==> flow/design.v <==
module register (r, rst, data, clk);
	output reg r;
	input rst,clk;
	input data;
    always @(posedge clk or negedge rst)
    begin
      if (rst==0)
	       begin
 	        r<=0;
         end
      else
        begin
          r<=data;
        end
    end
endmodule
module register3b (r, rst, data, clk);
	output reg [2:0] r;
	input rst,clk;
	input [2:0] data;
    always @(posedge clk or negedge rst)
    begin
      if (rst==0)
	       begin
 	        r[2:0]<= 3'b0;
         end
      else
        begin
          r[2:0]<=data[2:0];
        end
    end
endmodule
module register4b (r, rst, data, clk);
	output reg [3:0] r;
	input rst,clk;
	input [3:0] data;
   always @(posedge clk or negedge rst)
    begin
      if (rst==0)
	       begin
 	        r[3:0]<= 4'b0;
         end
      else
        begin
          r[3:0]<=data[3:0];
        end
    end
endmodule
module register32b (r, rst, data, clk);
	output reg [31:0] r;
	input rst,clk;
	input [31:0] data;
    always @(posedge clk or negedge rst)
    begin
      if (rst==0)
	       begin
 	        r[31:0]<= 32'b0;
         end
      else
        begin
          r[31:0]<=data[31:0];
        end
    end
endmodule
module ALU (alu_out, zero, funct, data1, data2);
	output zero;
	output reg [31:0] alu_out;
	input [31:0] data1,data2;
	input [2:0] funct;
assign zero=~(|alu_out);
always @(funct,data1,data2)
begin
  case (funct)
    3'b001: alu_out=data1+data2;
    3'B010: alu_out=data1-data2;
    3'b011: alu_out=data1&data2;
    3'b100:  alu_out=data1|data2;
    3'b101: alu_out=~data1;
    3'b110: alu_out=data1^data2;
    default:alu_out=32'b0;
  endcase
end
endmodule
module signextend (entrada,salida,tipo);
  input [27:0] entrada;
  input [1:0] tipo;
  output reg [31:0] salida;
  always @(entrada,tipo)   
  begin                    
    case (tipo)
      2'b00:   
			salida=entrada[16]?{15'b111111111111111,entrada[16:0]}:{15'b0,entrada[16:0]};
      2'b01:   
			salida=entrada[19]?{12'b111111111111,entrada[19:0]}:{12'b0,entrada[19:0]};
      2'b10:   
			salida=entrada[23]?{8'b11111111,entrada[23:0]}:{8'b0,entrada[23:0]};
      2'b11:   
			salida=entrada[27]?{4'b1111,entrada[27:0]}:{4'b0,entrada[27:0]};
    endcase
  end
endmodule
module decoder (mbs,negar,functout,RegWrite,MemtoReg,MemWrite,Branch,tipo,ALUsrc,opcode,functin);
input [2:0] functin;
input [3:0] opcode;
output reg RegWrite,MemtoReg,MemWrite,Branch,ALUsrc,mbs,negar;
output reg [2:0] functout;
output reg [1:0] tipo;
always @(opcode,functin)
begin
  case (opcode)
    4'b0000: begin
            RegWrite<=0;MemtoReg<=0;MemWrite<=0;Branch<=1;functout<=3'b010;tipo<=2'b00;ALUsrc<=0;mbs<=1;negar<=1;
          end
    4'b0001: begin
            RegWrite<=0;MemtoReg<=0;MemWrite<=0;Branch<=1;functout<=3'b010;tipo<=2'b00;ALUsrc<=0;mbs<=1;negar<=1;  
          end
    4'b0010: begin
            RegWrite<=0;MemtoReg<=0;MemWrite<=0;Branch<=1;functout<=3'b010;tipo<=2'b00;ALUsrc<=0;mbs<=1;negar<=0;  
          end
    4'b0011: begin
            RegWrite<=0;MemtoReg<=0;MemWrite<=0;Branch<=1;functout<=3'b010;tipo<=2'b00;ALUsrc<=0;mbs<=1;negar<=0;  
          end
    4'b0100: begin
            RegWrite<=0;MemtoReg<=0;MemWrite<=0;Branch<=1;functout<=3'b010;tipo<=2'b00;ALUsrc<=0;mbs<=0;negar<=1;
          end
    4'b0101: begin
            RegWrite<=0;MemtoReg<=0;MemWrite<=0;Branch<=1;functout<=3'b010;tipo<=2'b00;ALUsrc<=0;mbs<=0;negar<=1;
          end
    4'b0110: begin
            RegWrite<=0;MemtoReg<=0;MemWrite<=0;Branch<=1;functout<=3'b010;tipo<=2'b00;ALUsrc<=0;mbs<=0;negar<=0;
          end
    4'b0111: begin
            RegWrite<=0;MemtoReg<=0;MemWrite<=0;Branch<=1;functout<=3'b010;tipo<=2'b00;ALUsrc<=0;mbs<=0;negar<=0;
          end
    4'b1000: begin
            RegWrite<=1;MemtoReg<=0;MemWrite<=0;Branch<=0;functout<=functin;tipo<=2'b00;ALUsrc<=0;mbs<=0;negar<=0;
          end 
    4'b1001: begin
            RegWrite<=1;MemtoReg<=0;MemWrite<=0;Branch<=0;functout<=functin;tipo<=2'b00;ALUsrc<=1;mbs<=0;negar<=0;
          end
    4'b1010: begin
            RegWrite<=1;MemtoReg<=1;MemWrite<=0;Branch<=0;functout<=3'b001;tipo<=2'b00;ALUsrc<=1;mbs<=0;negar<=0;
          end
    4'b1011: begin
            RegWrite<=0;MemtoReg<=0;MemWrite<=1;Branch<=0;functout<=3'b001;tipo<=2'b00;ALUsrc<=1;mbs<=0;negar<=0;
          end
    4'b1100: begin
            RegWrite<=0;MemtoReg<=0;MemWrite<=0;Branch<=0;functout<=3'b000;tipo<=2'b00;ALUsrc<=1;mbs<=0;negar<=0;
          end
    4'b1101: begin
            RegWrite<=0;MemtoReg<=0;MemWrite<=0;Branch<=0;functout<=3'b000;tipo<=2'b00;ALUsrc<=1;mbs<=0;negar<=0;
          end
    4'b1110: begin
            RegWrite<=0;MemtoReg<=0;MemWrite<=0;Branch<=1;functout<=3'b001;tipo<=2'b01;ALUsrc<=1;mbs<=0;negar<=0;  
          end
    4'b1111: begin
            RegWrite<=0;MemtoReg<=0;MemWrite<=0;Branch<=1;functout<=3'b001;tipo<=2'b10;ALUsrc<=0;mbs<=0;negar<=0;  
          end
  endcase    
end
endmodule
module bancoreg (addrr, addrw, write, datain, dataout,rst,clk);    
	input [3:0] addrr,addrw;
	input write,rst,clk;
	input [31:0] datain;
	output reg [31:0] dataout;
	reg [511:0] memo;
	 always @(posedge clk or negedge rst)
	   begin
	     if (rst==0)
	       memo <= 512'b0;
	     else if (write==1)
	       memo[addrw*32 +: 32] <= datain[31:0];
	   end
	 always @(posedge clk)
	   begin
	     if (rst==1)
	       dataout[31:0] <= (write==1 && addrw==addrr) ? datain[31:0] : memo[addrr*32 +: 32];
	   end
endmodule
module IF (PCout,PCin);  
  input [31:0] PCin;
  output reg [31:0] PCout; 
  always @(PCin)
  begin
    PCout=PCin+1;
  end
endmodule
module ID (mbs,negar,jump,dato1,dato2,destinoWrOut,inm_ext,RegWriteout,MemtoReg,MemWrite,Branch,ALUsrc,funct,PCout,Instruccion,PCin,RegWritein,dataWr,destinoWrIn,rst,clk);
  input RegWritein,rst,clk;
  input [3:0] destinoWrIn;
  input [31:0] Instruccion,PCin,dataWr;
  output [31:0] dato1,dato2,inm_ext,PCout;
  output [3:0] destinoWrOut;
  output RegWriteout,MemtoReg,MemWrite,Branch,ALUsrc,mbs,negar;
  output jump;  
  output [2:0] funct;
  wire [1:0] tipo;
  decoder decodificador (
  .mbs(mbs),
  .negar(negar),
  .functout(funct),
  .RegWrite(RegWriteout),
  .MemtoReg(MemtoReg),
  .MemWrite(MemWrite),
  .Branch(Branch),
  .tipo(tipo),
  .ALUsrc(ALUsrc),
  .opcode(Instruccion[31:28]),
  .functin(Instruccion[19:17]));
  bancoreg rs (
  .addrr((Instruccion[31:28]==4'b1110)?Instruccion[27:24]:Instruccion[23:20]), 
  .addrw(destinoWrIn), 
  .write(RegWritein), 
  .datain(dataWr), 
  .dataout(dato1),
  .rst(rst),
  .clk(clk));
  bancoreg rt (
  .addrr(((Instruccion[31:28]==4'b1011)||(~Instruccion[31]))?Instruccion[27:24]:Instruccion[16:13]),
  .addrw(destinoWrIn), 
  .write(RegWritein), 
  .datain(dataWr), 
  .dataout(dato2),
  .rst(rst),
  .clk(clk));
  signextend extensor (
  .entrada(Instruccion[27:0]),
  .salida(inm_ext),
  .tipo(tipo));
  assign jump=Instruccion[31];  
  assign destinoWrOut=Instruccion[27:24];
  assign PCout=PCin;
endmodule
module EX (PCout,dataWrMem,destinoWrOut,zeroOut,alu_out,RegWriteOut,MemtoRegOut,MemWriteOut,BranchOut,RegWriteIn,MemtoRegIn,MemWriteIn,BranchIn,funct,ALUsrc,dato1,dato2,destinoWrIn,inm_ext,jump,negar,mbs,PCin);
input [31:0] dato1,dato2,inm_ext,PCin;
input [3:0] destinoWrIn;
output [3:0] destinoWrOut; 
input negar,mbs,jump,RegWriteIn,MemtoRegIn,MemWriteIn,BranchIn,ALUsrc;
input [2:0] funct;
output RegWriteOut,MemtoRegOut,MemWriteOut,BranchOut;
output zeroOut;
output [31:0] alu_out,dataWrMem,PCout;
wire zero;
ALU alu (
.alu_out(alu_out), 
.zero(zero), 
.funct(funct), 
.data1(MemWriteIn?dato2:dato1), 
.data2(ALUsrc?inm_ext:dato2));
assign PCout=jump?(ALUsrc?(dato1+inm_ext):inm_ext):(PCin+inm_ext);  
assign dataWrMem=dato1;  
assign RegWriteOut=RegWriteIn;
assign MemtoRegOut=MemtoRegIn;
assign MemWriteOut=MemWriteIn;
assign BranchOut=BranchIn;
assign destinoWrOut=destinoWrIn;
assign zeroOut=mbs?(zero?~zero:(negar?~mbs:mbs)):(negar?~zero:zero);
endmodule
module MEM (PCout,alu_outWB,PCsrc,RegWriteOut,MemtoRegOut,destinoWrOut,zero,alu_outMEM,destinoWrIn,RegWriteIn,MemtoRegIn,BranchIn,PCin,jump);
  input jump,zero,RegWriteIn,MemtoRegIn,BranchIn;
  input [31:0] alu_outMEM,PCin;
  input [3:0] destinoWrIn;
  output RegWriteOut,MemtoRegOut,PCsrc;
  output [3:0] destinoWrOut;
  output [31:0] PCout,alu_outWB;
  assign alu_outWB=alu_outMEM;
  assign PCout=jump?alu_outMEM:PCin;
  assign PCsrc=jump?BranchIn:(BranchIn&zero);
  assign RegWriteOut=RegWriteIn;
  assign MemtoRegOut=MemtoRegIn;
  assign destinoWrOut=destinoWrIn;
endmodule
module WB (RegWriteOut,destinoWrOut,res,data_mem,alu_out,destinoWrIn,RegWriteIn,MemtoRegIn);
  input [31:0] alu_out,data_mem;
  input RegWriteIn,MemtoRegIn;
  input [3:0] destinoWrIn;
  output RegWriteOut;
  output [31:0] res;
  output [3:0] destinoWrOut;
  assign RegWriteOut=RegWriteIn;
  assign destinoWrOut=destinoWrIn;
  assign res=MemtoRegIn?data_mem:alu_out;
endmodule
module RISC (destinoWrWB,escribir,PCsrc,result,PCoutMEM,NReset,clk,alu_outMEM,WriteDataInMEM,datoMemOut,InstruccionIn,PCinIF,MemWriteInMEM);
  input [31:0] datoMemOut,InstruccionIn;
  input NReset,clk;
  output escribir,PCsrc,MemWriteInMEM;
  output [3:0] destinoWrWB;
  output [31:0] result,PCoutMEM,alu_outMEM,PCinIF,WriteDataInMEM;
  wire [31:0] InstruccionIn,PCoutIF,PCinIF;
  wire [31:0] InstruccionOut,inm_extID,PCinID,PCoutID;
  wire [3:0] destinoWrOutID;
  wire mbsID,negarID,jumpID,RegWriteoutID,MemtoRegID,MemWriteID,BranchID,ALUsrcID;
  wire [2:0] functID;
  wire [31:0] dato1EX,dato2EX,inm_extEX,PCinEX,PCoutEX,dataWrMemEX,alu_outEX;
  wire [3:0] destinoWrInEX,destinoWrOutEX;
  wire [2:0] functEX;
  wire RegWriteOutEX,RegWriteInEX,MemtoRegOutEX,MemtoRegInEX,MemWriteOutEX,MemWriteInEX,BranchOutEX,BranchInEX,ALUsrcEX,zeroEX,jumpEX,negarEX,mbsEX;
  wire BranchInMEM,jumpMEM,zeroMEM,MemWriteInMEM,MemWriteOutMEM,RegWriteInMEM,RegWriteOutMEM,MemtoRegInMEM,MemtoRegOutMEM;
  wire [3:0] destinoWrInMEM,destinoWrOutMEM;
  wire [31:0] datoMemOut,PCinMEM,WriteDataInMEM,alu_outWB1;
  wire [31:0] data_mem,alu_outWB2;
  wire [3:0] destinoWrInWB;
  wire RegWriteInWB,MemtoRegInWB;
  IF IF (
  .PCout(PCoutIF),
  .PCin(PCinIF));
  ID ID (
  .mbs(mbsID),
  .negar(negarID),
  .jump(jumpID),
  .dato1(dato1EX),
  .dato2(dato2EX),
  .destinoWrOut(destinoWrOutID),
  .inm_ext(inm_extID),
  .RegWriteout(RegWriteoutID),
  .MemtoReg(MemtoRegID),
  .MemWrite(MemWriteID),
  .Branch(BranchID),
  .ALUsrc(ALUsrcID),
  .funct(functID),
  .PCout(PCoutID),
  .Instruccion(InstruccionOut),
  .PCin(PCinID),
  .RegWritein(escribir),
  .dataWr(result),
  .destinoWrIn(destinoWrWB),
  .rst(NReset),
  .clk(clk));
  EX EX (
  .PCout(PCoutEX),
  .dataWrMem(dataWrMemEX),
  .destinoWrOut(destinoWrOutEX),
  .zeroOut(zeroEX),
  .alu_out(alu_outEX),
  .RegWriteOut(RegWriteOutEX),
  .MemtoRegOut(MemtoRegOutEX),
  .MemWriteOut(MemWriteOutEX),
  .BranchOut(BranchOutEX),
  .RegWriteIn(RegWriteInEX),
  .MemtoRegIn(MemtoRegInEX),
  .MemWriteIn(MemWriteInEX),
  .BranchIn(BranchInEX),
  .funct(functEX),
  .ALUsrc(ALUsrcEX),
  .dato1(dato1EX),
  .dato2(dato2EX),
  .destinoWrIn(destinoWrInEX),
  .inm_ext(inm_extEX),
  .jump(jumpEX),
  .negar(negarEX),
  .mbs(mbsEX),
  .PCin(PCinEX));
  MEM MEM(
  .PCout(PCoutMEM),
  .alu_outWB(alu_outWB1),
  .PCsrc(PCsrc),
  .RegWriteOut(RegWriteOutMEM),
  .MemtoRegOut(MemtoRegOutMEM),
  .destinoWrOut(destinoWrOutMEM),
  .zero(zeroMEM),
  .alu_outMEM(alu_outMEM),
  .destinoWrIn(destinoWrInMEM),
  .RegWriteIn(RegWriteInMEM),
  .MemtoRegIn(MemtoRegInMEM),
  .BranchIn(BranchInMEM),
  .PCin(PCinMEM),
  .jump(jumpMEM));
  WB WB(
  .RegWriteOut(escribir),
  .destinoWrOut(destinoWrWB),
  .res(result),
  .data_mem(data_mem),
  .alu_out(alu_outWB2),
  .destinoWrIn(destinoWrInWB),
  .RegWriteIn(RegWriteInWB),
  .MemtoRegIn(MemtoRegInWB));
  register32b regPC_IFtoIF(
  .r(PCinIF), 
  .rst(NReset),
  .data(PCsrc?PCoutMEM:PCoutIF), 
  .clk(clk));
  register32b regPC_IFtoID(
  .r(PCinID), 
  .rst(NReset),
  .data(PCoutIF), 
  .clk(clk));
  register32b regInstr_IFtoID(
  .r(InstruccionOut), 
  .rst(NReset),
  .data(InstruccionIn), 
  .clk(clk));
  register4b regdestinoWr_IDtoEX(
  .r(destinoWrInEX), 
  .rst(NReset),
  .data(destinoWrOutID), 
  .clk(clk));
  register32b regInmediato_IDtoEX(
  .r(inm_extEX), 
  .rst(NReset),
  .data(inm_extID), 
  .clk(clk));
  register32b regPC_IDtoEX(
  .r(PCinEX), 
  .rst(NReset),
  .data(PCoutID), 
  .clk(clk));
  register regmbs_IDtoEX(
  .r(mbsEX), 
  .rst(NReset),
  .data(mbsID), 
  .clk(clk));
  register regnegar_IDtoEX(
  .r(negarEX), 
  .rst(NReset),
  .data(negarID), 
  .clk(clk));
  register regjump_IDtoEX(
  .r(jumpEX), 
  .rst(NReset),
  .data(jumpID), 
  .clk(clk));
  register regRegWrite_IDtoEX(
  .r(RegWriteInEX), 
  .rst(NReset),
  .data(RegWriteoutID), 
  .clk(clk));
  register regMemtoReg_IDtoEX(
  .r(MemtoRegInEX), 
  .rst(NReset),
  .data(MemtoRegID), 
  .clk(clk));
  register regMemWrite_IDtoEX(
  .r(MemWriteInEX), 
  .rst(NReset),
  .data(MemWriteID), 
  .clk(clk));
  register regBranch_IDtoEX(
  .r(BranchInEX), 
  .rst(NReset),
  .data(BranchID), 
  .clk(clk));
  register regALUsrc_IDtoEX(
  .r(ALUsrcEX), 
  .rst(NReset),
  .data(ALUsrcID), 
  .clk(clk));
  register3b regfunct_IDtoEX(
  .r(functEX), 
  .rst(NReset),
  .data(functID), 
  .clk(clk));
  register32b regPC_EXtoMEM(
  .r(PCinMEM), 
  .rst(NReset),
  .data(PCoutEX), 
  .clk(clk));
  register32b regdataWrMem_EXtoMEM(
  .r(WriteDataInMEM), 
  .rst(NReset),
  .data(dataWrMemEX), 
  .clk(clk));
  register4b regdestinoWr_EXtoMEM(
  .r(destinoWrInMEM), 
  .rst(NReset),
  .data(destinoWrOutEX), 
  .clk(clk));
  register regJump_EXtoMEM(
  .r(jumpMEM), 
  .rst(NReset),
  .data(jumpEX), 
  .clk(clk));
  register regzero_EXtoMEM(
  .r(zeroMEM), 
  .rst(NReset),
  .data(zeroEX), 
  .clk(clk));
  register regRegWrite_EXtoMEM(
  .r(RegWriteInMEM), 
  .rst(NReset),
  .data(RegWriteOutEX), 
  .clk(clk));
  register regMemtoReg_EXtoMEM(
  .r(MemtoRegInMEM), 
  .rst(NReset),
  .data(MemtoRegOutEX), 
  .clk(clk));
  register regMemWrite_EXtoMEM(
  .r(MemWriteInMEM), 
  .rst(NReset),
  .data(MemWriteOutEX), 
  .clk(clk));
  register regBranch_EXtoMEM(
  .r(BranchInMEM), 
  .rst(NReset),
  .data(BranchOutEX), 
  .clk(clk));
  register32b regalu_out_EXtoMEM(
  .r(alu_outMEM), 
  .rst(NReset),
  .data(alu_outEX), 
  .clk(clk));
  register32b regALU_out_MEMtoWB(
  .r(alu_outWB2), 
  .rst(NReset),
  .data(alu_outWB1), 
  .clk(clk));
  register32b regData_mem_out_MEMtoWB(
  .r(data_mem), 
  .rst(NReset),
  .data(datoMemOut), 
  .clk(clk));
  register regRegWrite_MEMtoWB(
  .r(RegWriteInWB), 
  .rst(NReset),
  .data(RegWriteOutMEM), 
  .clk(clk));
  register regMemtoReg_MEMtoWB(
  .r(MemtoRegInWB), 
  .rst(NReset),
  .data(MemtoRegOutMEM), 
  .clk(clk));
  register4b regdestinoWr_MEMtoWB(
  .r(destinoWrInWB), 
  .rst(NReset),
  .data(destinoWrOutMEM), 
  .clk(clk));
endmodule
Hand-over note for RISC

[Reports on RISC]
Tool output for the design above before and after an edit, in the order of the flow.
"before" refers to lines of the RTL above, "after" to lines of the edited file.
"change": "after" minus "before" as printed here. "relative change": 100 x difference / "before".
Cell names lack the library's common part.
Not given: n/a
Design
  top module: RISC
  clock input: clk
  cell library: sky130hd
  timing corner: tt_025C_1v80

[The edit]
Unified diff, file above to edited file.
A script made this edit. It changes what the design does and was not meant as an optimisation.
begin of diff
@@ -241,5 +241,5 @@
 output RegWriteOut,MemtoRegOut,MemWriteOut,BranchOut;
 output zeroOut;
-output [31:0] alu_out,dataWrMem,PCout;
+output [30:0] alu_out,dataWrMem,PCout;
 wire zero;
 ALU alu (
end of diff

[Word-level counts]
Yosys after proc, flatten, opt, wreduce and memory -nomap, before mapping. Enables and synchronous resets that opt folds into registers are not counted as muxes. Memory bits, and registers merged into a memory's read port (data or address), are not among the register bits. Print and check cells are not counted. Equal cells are merged and count once.
Storage and ports
  elaborated cells: before 137, after 137, change 0, relative change 0.00%
  register bits after elaboration: before 1439, after 1433, change -6, relative change -0.42%
  bits of input ports: before 66, after 66, change 0, relative change 0.00%
Operators by class
  reductions and logical operators: before 23, after 23, change 0, relative change 0.00%
  shift operators: before 4, after 4, change 0, relative change 0.00%
  bitwise operators: before 13, after 13, change 0, relative change 0.00%
  $add $sub $neg: before 6, after 6, change 0, relative change 0.00%
  eq/ne operators: before 26, after 26, change 0, relative change 0.00%
  muxes and demuxes: before 31, after 31, change 0, relative change 0.00%
Operators by type and width
  two-way mux 32 bit: before 13, after 10, change -3, relative change -23.08%
  two-way mux 31 bit: before 0, after 3, change +3
  adder 32 bit: before 3, after 1, change -2, relative change -66.67%
  adder 31 bit: before 0, after 2, change +2
Operator kinds equal on both sides are left out: 47.

[Depth]
Yosys ltp: most cells in a row. Word level: on the elaborated netlist, between registers, memories and ports. Mapped: between sequential cells and ports; inverters and the memories' decode and read muxes count.
Depth
  word-level depth: before 7, after 7, change 0, relative change 0.00%
  ABC_AREA: before 0, after 0
  depth in mapped cells: before 25, after 26, change +1, relative change +4.00%

[After synthesis]
Yosys stat after the flow's synthesis: flattened, memories mapped to cells. It holds for the ABC_AREA given above (unset counts as 0); a run with the other value may have another netlist.
Mapped netlist
  standard cells after synthesis: before 6279, after 6250, change -29, relative change -0.46%
  chip area (Yosys) (um^2): before 66045.8, after 66670.2, change +624.4, relative change +0.95%
  flip-flop cells: before 1435, after 1429, change -6, relative change -0.42%
  sequential part of the area (um^2): before 36229.7, after 36079.6, change -150.1, relative change -0.41%
Cell types
  a21oi_1: before 1153, after 131, change -1022, relative change -88.64%
  nand2_1: before 310, after 974, change +664, relative change +214.19%
  o21ai_0: before 116, after 658, change +542, relative change +467.24%
  nor2_1: before 1233, after 938, change -295, relative change -23.93%
  a21o_1: before 64, after 294, change +230, relative change +359.38%
  clkbuf_1: before 428, after 297, change -131, relative change -30.61%
  mux2_2: before 52, after 119, change +67, relative change +128.85%
  nand3_1: before 131, after 74, change -57, relative change -43.51%
  a311oi_1: before 37, after 2, change -35, relative change -94.59%
  inv_1: before 145, after 114, change -31, relative change -21.38%
  a31oi_1: before 15, after 46, change +31, relative change +206.67%
  buf_2: before 16, after 41, change +25, relative change +156.25%
  mux2i_1: before 93, after 74, change -19, relative change -20.43%
  buf_1: before 48, after 32, change -16, relative change -33.33%
  a32o_1: before 0, after 16, change +16
  o211ai_1: before 20, after 8, change -12, relative change -60.00%
  a22o_1: before 9, after 21, change +12, relative change +133.33%
  xor2_1: before 47, after 36, change -11, relative change -23.40%
Cell types equal on both sides are left out: 16.
Not every row of either side is listed.
The figures by module come from a second, unflattened synthesis with its own total; it is not the netlist above.
Second synthesis, totals
  cell total of the unflattened synthesis: before 5233, after 5275, change +42, relative change +0.80%
  area (unflattened synthesis) (um^2): before 69855.7, after 70007.1, change +151.4, relative change +0.22%
Rows give one instance, submodules left out.
Modules, before
  bancoreg: area 24075.6 um^2, instances 2, sequential area 13773.2 um^2, cells 1594
  register32b: area 800.8 um^2, instances 10, sequential area 800.8 um^2, cells 32
  EX: area 4802.1 um^2, instances 1, sequential area 0.0 um^2, cells 655
  ALU: area 4514.3 um^2, instances 1, sequential area 0.0 um^2, cells 663
  MEM: area 833.3 um^2, instances 1, sequential area 0.0 um^2, cells 75
  IF: area 684.4 um^2, instances 1, sequential area 0.0 um^2, cells 96
  WB: area 581.8 um^2, instances 1, sequential area 0.0 um^2, cells 41
  RISC: area 544.3 um^2, instances 1, sequential area 0.0 um^2, cells 36
  ID: area 466.7 um^2, instances 1, sequential area 0.0 um^2, cells 60
  register: area 25.0 um^2, instances 16, sequential area 25.0 um^2, cells 1
  signextend: area 366.6 um^2, instances 1, sequential area 0.0 um^2, cells 43
  register4b: area 100.1 um^2, instances 3, sequential area 100.1 um^2, cells 4
  decoder: area 127.6 um^2, instances 1, sequential area 0.0 um^2, cells 25
  register3b: area 75.1 um^2, instances 1, sequential area 75.1 um^2, cells 3
Modules, after
  bancoreg: area 24075.6 um^2, instances 2, sequential area 13773.2 um^2, cells 1594
  register32b: area 800.8 um^2, instances 10, sequential area 800.8 um^2, cells 32
  EX: area 4949.7 um^2, instances 1, sequential area 0.0 um^2, cells 696
  ALU: area 4514.3 um^2, instances 1, sequential area 0.0 um^2, cells 663
  MEM: area 833.3 um^2, instances 1, sequential area 0.0 um^2, cells 75
  IF: area 684.4 um^2, instances 1, sequential area 0.0 um^2, cells 96
  WB: area 581.8 um^2, instances 1, sequential area 0.0 um^2, cells 41
  RISC: area 548.0 um^2, instances 1, sequential area 0.0 um^2, cells 37
  ID: area 466.7 um^2, instances 1, sequential area 0.0 um^2, cells 60
  register: area 25.0 um^2, instances 16, sequential area 25.0 um^2, cells 1
  signextend: area 366.6 um^2, instances 1, sequential area 0.0 um^2, cells 43
  register4b: area 100.1 um^2, instances 3, sequential area 100.1 um^2, cells 4
  decoder: area 127.6 um^2, instances 1, sequential area 0.0 um^2, cells 25
  register3b: area 75.1 um^2, instances 1, sequential area 75.1 um^2, cells 3

[Timing after synthesis]
Source: OpenSTA report_checks on the synthesized netlist (no wires, ideal clock, input and output delay 20% of the period each), path of least setup slack; recovery checks are left aside. Register names are those of the netlist, which keeps one name where synthesis merged equal registers.
Timing path post-synthesis
  path type: before flip-flop to flip-flop, after flip-flop to flip-flop
  start: before reg regALUsrc_IDtoEX.r, after reg regALUsrc_IDtoEX.r
  end: before reg regzero_EXtoMEM.r, after reg regzero_EXtoMEM.r
  buffers on the path: before 4, after 6, change +2, relative change +50.00%
  data arrival time (ns): before 5.155, after 5.956, change +0.801, relative change +15.54%
  driving pins on the path: before 26, after 27, change +1, relative change +3.85%
  delay of the path (ns): before 5.279, after 6.022, change +0.743, relative change +14.07%
  launch time at the first pin (ns): before 0.000, after 0.000, change 0.000
  setup slack (ns): before 2.722, after 1.978, change -0.744
  clock period (ns): before 8.0, after 8.0, change 0.0, relative change 0.00%
  synthesis period reached (ns): before 5.278, after 6.022, change +0.744, relative change +14.10%
"delay of the path" = arrival - input delay + setup time.
"driving pins on the path": output pins that drive a net of the path, with the launching flip-flop's if there is one; two outputs of one cell count as two.
"synthesis period reached" is the clock period less the worst setup slack; recovery checks do not enter. This is arithmetic on one report: input and output delays are still those of the set period (20% each).
The rows between start and end are the longest chain of elaborated cells between them; the timing report does not say that the signal goes this way. Where chains are equally long, one stands for them.
A line is the first line of the expression or statement that the cell stems from. Yosys adds cells for indexed reads and writes and turns some case tables into memories.
Between the ends, post-synthesis, before
  path through: dfrtp_1 clkbuf_1 buf_4 mux2i_1 inv_2 nor2_1 nand3_1 nor3_1 and4_1 clkbuf_1 a21oi_1 xnor2_1 ha_1 clkbuf_1 and3_1 and2_1 a222oi_1 nor3_1 a311oi_1 nand2_1 nor4_1 nand4b_1 or4b_1 nor3_2 mux2i_1 nor3_2
  length of the longest elaborated chain: 7
  elaborated cells on any way between the ends: 12
  those cells by class: add/sub: 2; mux: 5; logic: 4; reduce/logical: 1
RTL lines, path post-synthesis, before
  start: declaration: line 2  | output reg r;
  start: assignment: line 9  | r<=0;
  start: assignment: line 13  | r<=data;
  two-way mux 32 bit: line 250  | .data2(ALUsrc?inm_ext:dato2));
  subtractor 32 bit: line 75  | 3'B010: alu_out=data1-data2;
  parallel mux 32 bit (select 6 bit): line 73  | case (funct)
  OR reduction 32 bit: line 70  | assign zero=~(|alu_out);
  NOT 1 bit: line 70
  two-way mux 1 bit x2: line 258  | assign zeroOut=mbs?(zero?~zero:(negar?~mbs:mbs)):(negar?~zero:zero);
  end: assignment: line 9
  end: assignment: line 13
  end: declaration: line 2
Between the ends, post-synthesis, after
  path through: dfrtp_1 buf_6 buf_8 buf_6 clkbuf_1 buf_1 mux2i_1 ha_1 o21ai_0 or2_2 or3_1 nor4_2 a21oi_1 xnor2_1 ha_1 clkbuf_1 nand2_1 o21a_1 a21oi_1 o21ai_0 a221o_1 mux2i_1 nand3_1 nor4_1 nand4_1 or4b_1 nand2_1
  length of the longest elaborated chain: 7
  elaborated cells on any way between the ends: 12
  those cells by class: add/sub: 2; mux: 5; logic: 4; reduce/logical: 1
RTL lines, path post-synthesis, after
  start: declaration: line 2  | output reg r;
  start: assignment: line 9  | r<=0;
  start: assignment: line 13  | r<=data;
  two-way mux 32 bit: line 250  | .data2(ALUsrc?inm_ext:dato2));
  subtractor 32 bit: line 75  | 3'B010: alu_out=data1-data2;
  parallel mux 32 bit (select 6 bit): line 73  | case (funct)
  OR reduction 32 bit: line 70  | assign zero=~(|alu_out);
  NOT 1 bit: line 70
  two-way mux 1 bit x2: line 258  | assign zeroOut=mbs?(zero?~zero:(negar?~mbs:mbs)):(negar?~zero:zero);
  end: assignment: line 9
  end: assignment: line 13
  end: declaration: line 2

[Path in the finished layout]
Path of least setup slack in the final report of the runs of set A (OpenROAD, finished layout, wires in). Where an end is a register, its clock arrival counts in the times.
Timing path after layout
  path type: before flip-flop to flip-flop, after flip-flop to flip-flop
  start: before reg regALUsrc_IDtoEX.r, after reg regALUsrc_IDtoEX.r
  end: before reg regzero_EXtoMEM.r, after reg regzero_EXtoMEM.r
  driving pins on the path: before 22, after 22, change 0, relative change 0.00%
  buffers on the path: before 1, after 1, change 0, relative change 0.00%
  launch time at the first pin (ns): before 0.79, after 0.79, change 0.00, relative change 0.00%
  clock period (ns): before 6.66, after 6.66, change 0.00, relative change 0.00%
  data arrival time (ns): before 6.82, after 6.67, change -0.15, relative change -2.20%
  setup slack (ns): before 0.52, after 0.73, change +0.21
The rows between start and end are the longest chain of elaborated cells between them; the timing report does not say that the signal goes this way. Where chains are equally long, one stands for them.
Between the ends, after layout, before
  path through: dfrtp_4 buf_4 mux2i_1 inv_2 nor3_1 and3_1 and4_1 a31oi_1 xnor2_1 ha_1 and4_1 and3_1 a222oi_1 nor3_1 a311oi_1 nand2_1 nor4_1 nand4b_1 or4b_1 nor3_2 mux2i_1 nor3_2
  length of the longest elaborated chain: 7
  elaborated cells on any way between the ends: 12
  those cells by class: add/sub: 2; mux: 5; logic: 4; reduce/logical: 1
RTL lines, path after layout, before
  start: declaration: line 2  | output reg r;
  start: assignment: line 9  | r<=0;
  start: assignment: line 13  | r<=data;
  two-way mux 32 bit: line 250  | .data2(ALUsrc?inm_ext:dato2));
  subtractor 32 bit: line 75  | 3'B010: alu_out=data1-data2;
  parallel mux 32 bit (select 6 bit): line 73  | case (funct)
  OR reduction 32 bit: line 70  | assign zero=~(|alu_out);
  NOT 1 bit: line 70
  two-way mux 1 bit x2: line 258  | assign zeroOut=mbs?(zero?~zero:(negar?~mbs:mbs)):(negar?~zero:zero);
  end: assignment: line 9
  end: assignment: line 13
  end: declaration: line 2
Between the ends, after layout, after
  path through: dfrtp_4 mux2i_1 ha_1 o21ai_0 or2_2 or3_1 nor4_2 buf_4 a21oi_1 xnor2_1 ha_1 nand2_1 a21o_1 o21ai_1 nor2_1 a221o_1 mux2i_1 nand3_1 nor4_1 nand4_1 or4b_1 nand2_1
  length of the longest elaborated chain: 7
  elaborated cells on any way between the ends: 12
  those cells by class: add/sub: 2; mux: 5; logic: 4; reduce/logical: 1
RTL lines, path after layout, after
  start: declaration: line 2  | output reg r;
  start: assignment: line 9  | r<=0;
  start: assignment: line 13  | r<=data;
  two-way mux 32 bit: line 250  | .data2(ALUsrc?inm_ext:dato2));
  subtractor 32 bit: line 75  | 3'B010: alu_out=data1-data2;
  parallel mux 32 bit (select 6 bit): line 73  | case (funct)
  OR reduction 32 bit: line 70  | assign zero=~(|alu_out);
  NOT 1 bit: line 70
  two-way mux 1 bit x2: line 258  | assign zeroOut=mbs?(zero?~zero:(negar?~mbs:mbs)):(negar?~zero:zero);
  end: assignment: line 9
  end: assignment: line 13
  end: declaration: line 2

[Flow runs]
Runs of the flow (Yosys, OpenROAD) on both versions; the two runs of a pair have the same settings. The constraints put input and output delay at 20% of the set period each and load the outputs with 0.01 pF.
Settings, set A
  CORE_UTILIZATION: 40
  period_ns: 6.66
  CAP_MARGIN: 20
  CORE_MARGIN: 2
  SLEW_MARGIN: 20
Final reports, set A
  Yosys chip area after synthesis (um^2): before 66045.8, after 66670.2, change +624.4, relative change +0.95%
  standard-cell area after layout (um^2): before 76654.8, after 77011.4, change +356.6, relative change +0.47%
  achieved period (ns): before 6.145, after 5.930, change -0.215, relative change -3.50%
  worst slack on setup checks (ns): before 0.515, after 0.730, change +0.215
  die size (um^2): before 168379.0, after 169958.0, change +1579.0, relative change +0.94%
  total design power (mW): before 30.339, after 27.658, change -2.681, relative change -8.84%
  summed negative setup slack (ns): before 0.000, after 0.000, change 0.000
Settings, set B
  CELL_PAD_IN_SITES_DETAIL_PLACEMENT: 1
  CELL_PAD_IN_SITES_GLOBAL_PLACEMENT: 3
  CORE_ASPECT_RATIO: 0.53
  CORE_UTILIZATION: 40
  GPL_ROUTABILITY_DRIVEN: 0
  MAX_ROUTING_LAYER: met4
  PLACE_DENSITY: 0.41
  period_ns: 10.7
  CAP_MARGIN: 20
  CORE_MARGIN: 2
  SLEW_MARGIN: 20
Final reports, set B
  Yosys chip area after synthesis (um^2): before 66045.8, after 66670.2, change +624.4, relative change +0.95%
  standard-cell area after layout (um^2): before 76123.0, after 76383.3, change +260.3, relative change +0.34%
  achieved period (ns): before 7.129, after 7.471, change +0.342, relative change +4.80%
  worst slack on setup checks (ns): before 3.571, after 3.229, change -0.342
  die size (um^2): before 168545.0, after 170122.0, change +1577.0, relative change +0.94%
  total design power (mW): before 19.291, after 17.107, change -2.184, relative change -11.32%
  summed negative setup slack (ns): before 0.000, after 0.000, change 0.000
By "achieved period" is meant the clock period of the run minus its worst setup slack. This is arithmetic on one report: input and output delays are still those of the set period (20% each).
"total design power" rests on the timing tool's default activity at the inputs, not on a simulated workload.

End of note.
